==> flow/design.v <==
module uart_tx #(
    parameter BAUD_DIV = 434
) (
    input logic clk,
    input logic rst_n,
    input logic tx_start,
    input logic [7:0] data_in,
    output logic tx_busy,
    output logic tx
);
    logic [9:0] tx_shift;   
    logic [3:0] bit_count;
    logic [11:0] baud_counter;
    logic tx_active;
    always_ff @(posedge clk or negedge rst_n) begin
        if (!rst_n) begin
            tx_active <= 0;
            baud_counter <= 0;
            tx_busy <= 0;
            tx <= 1;   
        end else begin
            if (tx_start && !tx_active) begin
                tx_active <= 1;
                tx_shift <= {1'b1, data_in, 1'b0};   
                baud_counter <= BAUD_DIV;
                bit_count <= 0;
                tx_busy <= 1;
            end else if (tx_active) begin
                if (baud_counter == 0) begin
                    baud_counter <= BAUD_DIV;
                    tx <= tx_shift[0];   
                    tx_shift <= {1'b1, tx_shift[9:1]};   
                    bit_count <= bit_count + 1;
                    if (bit_count == 9) begin   
                        tx_active <= 0;
                        tx_busy <= 0;
                    end
                end else begin
                    baud_counter <= baud_counter - 1;
                end
            end
        end
    end
endmodule
module uart_rx #(
    parameter BAUD_DIV = 434   
) (
    input logic clk,
    input logic rst_n,
    input logic rx,
    output logic [7:0] data_out,
    output logic data_valid,
	 	output logic [7:0] leds
);
    logic [11:0] baud_counter;
    logic [3:0] bit_count;
    logic [7:0] rx_shift;
    logic rx_active;
    always_ff @(posedge clk or negedge rst_n) begin
        if (!rst_n) begin
            baud_counter <= 0;
            bit_count <= 0;
            rx_active <= 0;
            data_valid <= 0;
            rx_shift <= 8'b0;   
        end else begin
            if (!rx_active && !rx) begin
                rx_active <= 1;
                baud_counter <= BAUD_DIV / 2;
                bit_count <= 0;
                rx_shift <= 8'b0;   
            end else if (rx_active) begin
                if (baud_counter == 0) begin
                    baud_counter <= BAUD_DIV;
                    if (bit_count < 9) begin
                        rx_shift <= {rx, rx_shift[7:1]};   
                        bit_count <= bit_count + 1;
                    end else begin
                        rx_active <= 0;
                        data_out <= rx_shift;  
								leds <= rx_shift;
                        data_valid <= 1;
                    end
                end else begin
                    baud_counter <= baud_counter - 1;
                end
            end else begin
                data_valid <= 0;
            end
        end
    end
endmodule
module uart_edge_detection (
    input logic clk,           
    input logic rst_n,         
    input logic uart_rx,       
    output logic uart_tx,      
    output logic led_rx,       
    output logic led_tx,       
    output logic data_ready    
);
    parameter CLOCK_FREQ = 50000000;    
    parameter BAUD_RATE  = 115200;
    parameter BAUD_DIV   = CLOCK_FREQ / BAUD_RATE;
    parameter THRESHOLD  = 4;           
    logic [7:0] rx_data;
    logic rx_done;
    logic [7:0] processed_data;
    logic tx_start;
    logic tx_busy;
    logic [7:0] image_data [0:63];     
    logic [7:0] conv_result [0:35];    
    logic [5:0] rx_counter;            
    logic [5:0] tx_counter;            
    typedef enum logic [1:0] {IDLE, RECEIVE, PROCESS, SEND} state_t;
    state_t state, next_state;
    uart_rx #(
        .BAUD_DIV(BAUD_DIV)
    ) uart_receiver (
        .clk(clk),
        .rst_n(rst_n),
        .rx(uart_rx),
        .data_out(rx_data),
        .data_valid(rx_done)
    );
    uart_tx #(
        .BAUD_DIV(BAUD_DIV)
    ) uart_transmitter (
        .clk(clk),
        .rst_n(rst_n),
        .tx_start(tx_start),
        .data_in(processed_data),
        .tx_busy(tx_busy),
        .tx(uart_tx)
    );
    always_ff @(posedge clk or negedge rst_n) begin
        if (!rst_n)
            state <= IDLE;
        else
            state <= next_state;
    end
    always_comb begin
        case (state)
            IDLE:      next_state = (rx_done) ? RECEIVE : IDLE;
            RECEIVE:   next_state = (rx_counter == 6'd63 && rx_done) ? PROCESS : RECEIVE;
            PROCESS:   next_state = SEND;
            SEND:      next_state = (tx_counter == 6'd36 && !tx_busy) ? IDLE : SEND;
            default:   next_state = IDLE;
        endcase
    end
    always_ff @(posedge clk or negedge rst_n) begin
        if (!rst_n) begin
            rx_counter <= 6'd0;
        end else if ((state == IDLE || state == RECEIVE) && rx_done) begin
            image_data[rx_counter] <= rx_data;
            rx_counter <= rx_counter + 1;
        end else if (state == IDLE) begin
            rx_counter <= 6'd0;
        end
    end
    integer i, j, k, l;
    reg [3:0] sum;
    always_ff @(posedge clk or negedge rst_n) begin
        if (!rst_n) begin
            for (i = 0; i < 36; i = i + 1)
                conv_result[i] <= 8'd0;
        end else if (state == PROCESS) begin
            for (i = 0; i < 6; i = i + 1) begin
                for (j = 0; j < 6; j = j + 1) begin
                    sum = 0;
                    for (k = 0; k < 3; k = k + 1) begin
                        for (l = 0; l < 3; l = l + 1) begin
                            sum = sum + image_data[(i + k) * 8 + (j + l)][0];
                        end
                    end
                    conv_result[i * 6 + j] <= (sum >= THRESHOLD) ? 8'b1 : 8'b0;
                end
            end
        end
    end
    always_ff @(posedge clk or negedge rst_n) begin
        if (!rst_n) begin
            tx_counter <= 6'd0;
            tx_start <= 1'b0;
            processed_data <= 8'd0;
        end else if (state == SEND) begin
            if (!tx_busy && !tx_start) begin
                tx_start <= 1'b1;
                processed_data <= conv_result[tx_counter];
                tx_counter <= tx_counter + 1;
            end else if (tx_start && tx_busy) begin
                tx_start <= 1'b0;
            end
        end else begin
            tx_counter <= 6'd0;
            tx_start <= 1'b0;
        end
    end
    always_ff @(posedge clk or negedge rst_n) begin
        if (!rst_n) begin
            led_rx <= 1'b0;
            led_tx <= 1'b0;
            data_ready <= 1'b0;
        end else begin
            led_rx <= (state == RECEIVE) ? rx_done : 1'b0;
            led_tx <= (state == SEND) ? ~tx_busy : 1'b0;
            data_ready <= (state == SEND);  
        end
    end
endmodule
== Reports on uart_edge_detection ==
What the tools print for uart_edge_detection, step after step.
Line numbers count from 1 in the design file above.
Operators: Yosys type, input widths -> output width; for muxes data width and select width s.
Not given: -
Design
  top module: uart_edge_detection
  clock port: clk
  cell library: sky130hd
  timing corner: tt_025C_1v80

== After elaboration ==
Counts by Yosys on the flattened word-level netlist (proc, flatten, opt, wreduce). Print and check cells are left out. Cells with the same type and inputs are merged into one.
Storage and ports
  flip-flop bits (word level): 434
  input bits: 3
  word-level cells: 743
Operators by class
  add/sub/neg operators: 294
  $lt $le $gt $ge: 37
  eq/ne operators: 107
  mux-type cells: 84
  bitwise logic cells: 4
  reduce/logical cells: 96
Operators with widths (count)
  $add 4x1->4: 180
  $pmux 8 s36: 1
  $eq 6x6->1 const B: 37
  $reduce_and 3->1: 69
  $eq 6x5->1 const B: 32
  $add 3x1->4: 36
  $ge 4x3->1 const B: 36
  $add 2x1->3: 36
  $eq 6x4->1 const B: 16
  $add 1x1->2: 36
  $mux 12: 6
  $mux 1: 57
  $eq 6x3->1 const B: 8
  $mux 8: 4
  $sub 12x1->12 const B: 2
  $logic_not 12->1: 2
  $eq 6x2->1 const B: 4
  $mux 6: 4
  $mux 4: 6
  $mux 10: 2
  $reduce_bool 2->1: 7
  $add 6x1->6 const B: 2
  $eq 6x1->1 const B: 2
  $logic_not 6->1: 2
  $mux 9: 1
  $add 4x1->4 const B: 2
  $pmux 2 s4: 1
  $logic_and 1x1->1: 7
Other operator kinds: 13; their cells: 24.

== Longest topological paths ==
Depth = most cells in a row (Yosys ltp): at word level without a register or memory, in the mapped netlist without a sequential cell, where the memories' decode and read muxes count.
Depth
  depth after elaboration: 10
  ABC_AREA: 0
  mapped depth: 9
  depth with buffers taken out: 9

== After synthesis ==
The flow's flattened synthesis, as Yosys stat reports it; memories are mapped. The netlist is that of the ABC_AREA named above (0 if unset); the other value can give another one.
Cell types (count)
  sky130_fd_sc_hd__dfrtp_1: 96
  sky130_fd_sc_hd__edfxtp_1: 78
  sky130_fd_sc_hd__fa_1: 108
  sky130_fd_sc_hd__ha_1: 124
  sky130_fd_sc_hd__inv_1: 227
  sky130_fd_sc_hd__nor2_1: 140
  sky130_fd_sc_hd__a21o_1: 40
  sky130_fd_sc_hd__a211oi_1: 39
  sky130_fd_sc_hd__a21oi_1: 53
  sky130_fd_sc_hd__nand2_1: 70
  sky130_fd_sc_hd__o21ai_0: 28
  sky130_fd_sc_hd__clkbuf_1: 26
  sky130_fd_sc_hd__xnor2_1: 11
  sky130_fd_sc_hd__and2_1: 14
  sky130_fd_sc_hd__nor2b_1: 13
  sky130_fd_sc_hd__a22o_1: 9
  sky130_fd_sc_hd__nor3_1: 15
  sky130_fd_sc_hd__xor2_1: 7
Not listed: further types 52, cells in them 122.
Mapped netlist
  cells in the netlist: 1220
  cell area after synthesis: 12634.6 µm²
  mapped flip-flops: 176
The figures by module come from a second, unflattened synthesis with its own total; it is not the netlist above.
Second synthesis, totals
  cells (unflattened synthesis): 1223
  area (unflattened synthesis): 12972.4 µm²
Each row is one instance without its submodules.
Modules
  uart_edge_detection: instances 1, cells 956, area 9962.1 µm²
  uart_rx (BAUD_DIV=434): instances 1, cells 153, area 1670.4 µm²
  uart_tx (BAUD_DIV=434): instances 1, cells 114, area 1340.0 µm²

== Path before layout ==
Path of least setup slack by OpenSTA after synthesis, without wires, with an ideal clock, recovery checks aside; 20% of the period is set as input and as output delay. Where synthesis merged equal registers, the netlist keeps one of their names.
Path post-synthesis
  kind: input to register
  start point: input uart_rx
  end point: register uart_receiver.rx_shift[7]
  clock period: 20.0 ns
  time at the first pin: 4.000 ns
  arrival time: 4.723 ns
  required time: 19.875 ns
  setup slack: 15.152 ns
  path delay: 0.848 ns
  driving pins on the path: 3
  buffers on the path: 0
  synthesis period reached: 4.848 ns
"path delay" is the arrival time less input delay plus setup time.
"driving pins on the path" counts driving pins, that of a launching flip-flop among them; a cell with two outputs on the path counts twice.
"synthesis period reached" = period - worst setup slack (recovery checks aside). The figure is calculated, with input and output delays left at 20% of the set period.
Between the ends stands the longest chain of elaborated cells between them, by number of cells; it is not shown to be the way that was timed. Of several equally long chains one is given.
A line is the first line of the expression or statement that the cell stems from. Yosys adds cells for indexed reads and writes and turns some case tables into memories.
At most two assigning lines are given for a register; there are more.
On the way, post-synthesis
  cell sequence: sky130_fd_sc_hd__nand2b_1 > sky130_fd_sc_hd__and3_4 > sky130_fd_sc_hd__mux2_2
  cells in the longest elaborated chain: 4
Ends and longest elaborated chain, post-synthesis
  start: declaration: RTL line 96  | input logic uart_rx,
  $mux 8: RTL line 75  | if (bit_count < 9) begin
  $mux 8: RTL line 73  | if (baud_counter == 0) begin
  $mux 8: RTL line 72  | end else if (rx_active) begin
  $mux 8: RTL line 67  | if (!rx_active && !rx) begin
  end: assignment: RTL line 65  | rx_shift <= 8'b0;
  end: assignment: RTL line 76  | rx_shift <= {rx, rx_shift[7:1]};
  end: declaration: RTL line 57  | logic [7:0] rx_shift;

== Worst path after layout ==
Path of least setup slack in the final report of flow run A (OpenROAD, finished layout, wires in). Where an end is a register, its clock arrival counts in the times.
Path post-layout
  kind: input to register
  start point: input rst_n
  end point: register uart_transmitter.tx_shift[3]
  clock period: 20.0 ns
  time at the first pin: 4.00 ns
  arrival time: 5.82 ns
  required time: 20.08 ns
  setup slack: 14.26 ns
  driving pins on the path: 3
  buffers on the path: 2
Between the ends stands the longest chain of elaborated cells between them, by number of cells; it is not shown to be the way that was timed. Of several equally long chains one is given.
On the way, post-layout
  cell sequence: sky130_fd_sc_hd__buf_4 > sky130_fd_sc_hd__buf_4 > sky130_fd_sc_hd__and2_1
  cells in the longest elaborated chain: 1
Ends and longest elaborated chain, post-layout
  start: declaration: RTL line 95  | input logic rst_n,
  $reduce_and 3->1
  end: assignment: RTL line 24  | tx_shift <= {1'b1, data_in, 1'b0};
  end: assignment: RTL line 32  | tx_shift <= {1'b1, tx_shift[9:1]};
  end: declaration: RTL line 11  | logic [9:0] tx_shift;

Memo
Re: implementation data of uart_edge_detection

Record of 3 stored runs of the RTL-to-layout flow on uart_edge_detection, platform sky130hd. The runs are unordered. Constraints: input delay and output delay 20% of the set period each, output load 0.01 pF.
By "finish__power__total" is meant OpenSTA's value without simulated activity: inputs other than the clock are taken to toggle once in ten clock periods, and the tool carries that through the logic.

settings of flow run A
{
  "MIN_ROUTING_LAYER": "met2",
  "SETUP_SLACK_MARGIN": 5.0,
  "period_ns": 20.0,
  "CAP_MARGIN": 20,
  "CORE_MARGIN": 2,
  "CORE_UTILIZATION": 40,
  "SLEW_MARGIN": 20
}
report of flow run A
yosys chip area after synthesis (um^2): 12634.6
finish__design__die__area: 33024.0
finish__design__instance__area__stdcell: 13675.6
finish__design__instance__utilization: 0.4368
finish__timing__setup__ws: 14.258
finish__timing__setup__tns: 0.000
finish__timing__hold__ws: 0.459
finish__power__total: 7.943e-04

settings of flow run B
{
  "CAP_MARGIN": 35,
  "CELL_PAD_IN_SITES_DETAIL_PLACEMENT": 1,
  "CELL_PAD_IN_SITES_GLOBAL_PLACEMENT": 0,
  "CORE_UTILIZATION": 21,
  "CTS_CLUSTER_DIAMETER": 240,
  "HOLD_SLACK_MARGIN": 0.11,
  "PLACE_DENSITY": 0.89,
  "period_ns": 3.81,
  "CORE_MARGIN": 2,
  "SLEW_MARGIN": 20
}
report of flow run B
yosys chip area after synthesis (um^2): 12634.6
finish__design__die__area: 62143.0
finish__design__instance__area__stdcell: 14203.6
finish__design__instance__utilization: 0.2398
finish__timing__setup__ws: 0.261
finish__timing__setup__tns: 0.000
finish__timing__hold__ws: 0.238
finish__power__total: 4.116e-03

settings of flow run C
{
  "ABC_AREA": 1,
  "CAP_MARGIN": 35,
  "CELL_PAD_IN_SITES_DETAIL_PLACEMENT": 2,
  "CELL_PAD_IN_SITES_GLOBAL_PLACEMENT": 0,
  "CORE_MARGIN": 7,
  "CORE_UTILIZATION": 21,
  "CTS_CLUSTER_DIAMETER": 240,
  "HOLD_SLACK_MARGIN": 0.13,
  "PLACE_DENSITY": 0.89,
  "SETUP_SLACK_MARGIN": 0.75,
  "TNS_END_PERCENT": 20,
  "period_ns": 7.76,
  "SLEW_MARGIN": 20
}
report of flow run C
yosys chip area after synthesis (um^2): 12724.7
finish__design__die__area: 67683.2
finish__design__instance__area__stdcell: 14301.2
finish__design__instance__utilization: 0.2378
finish__timing__setup__ws: 3.814
finish__timing__setup__tns: 0.000
finish__timing__hold__ws: 0.476
finish__power__total: 1.886e-03
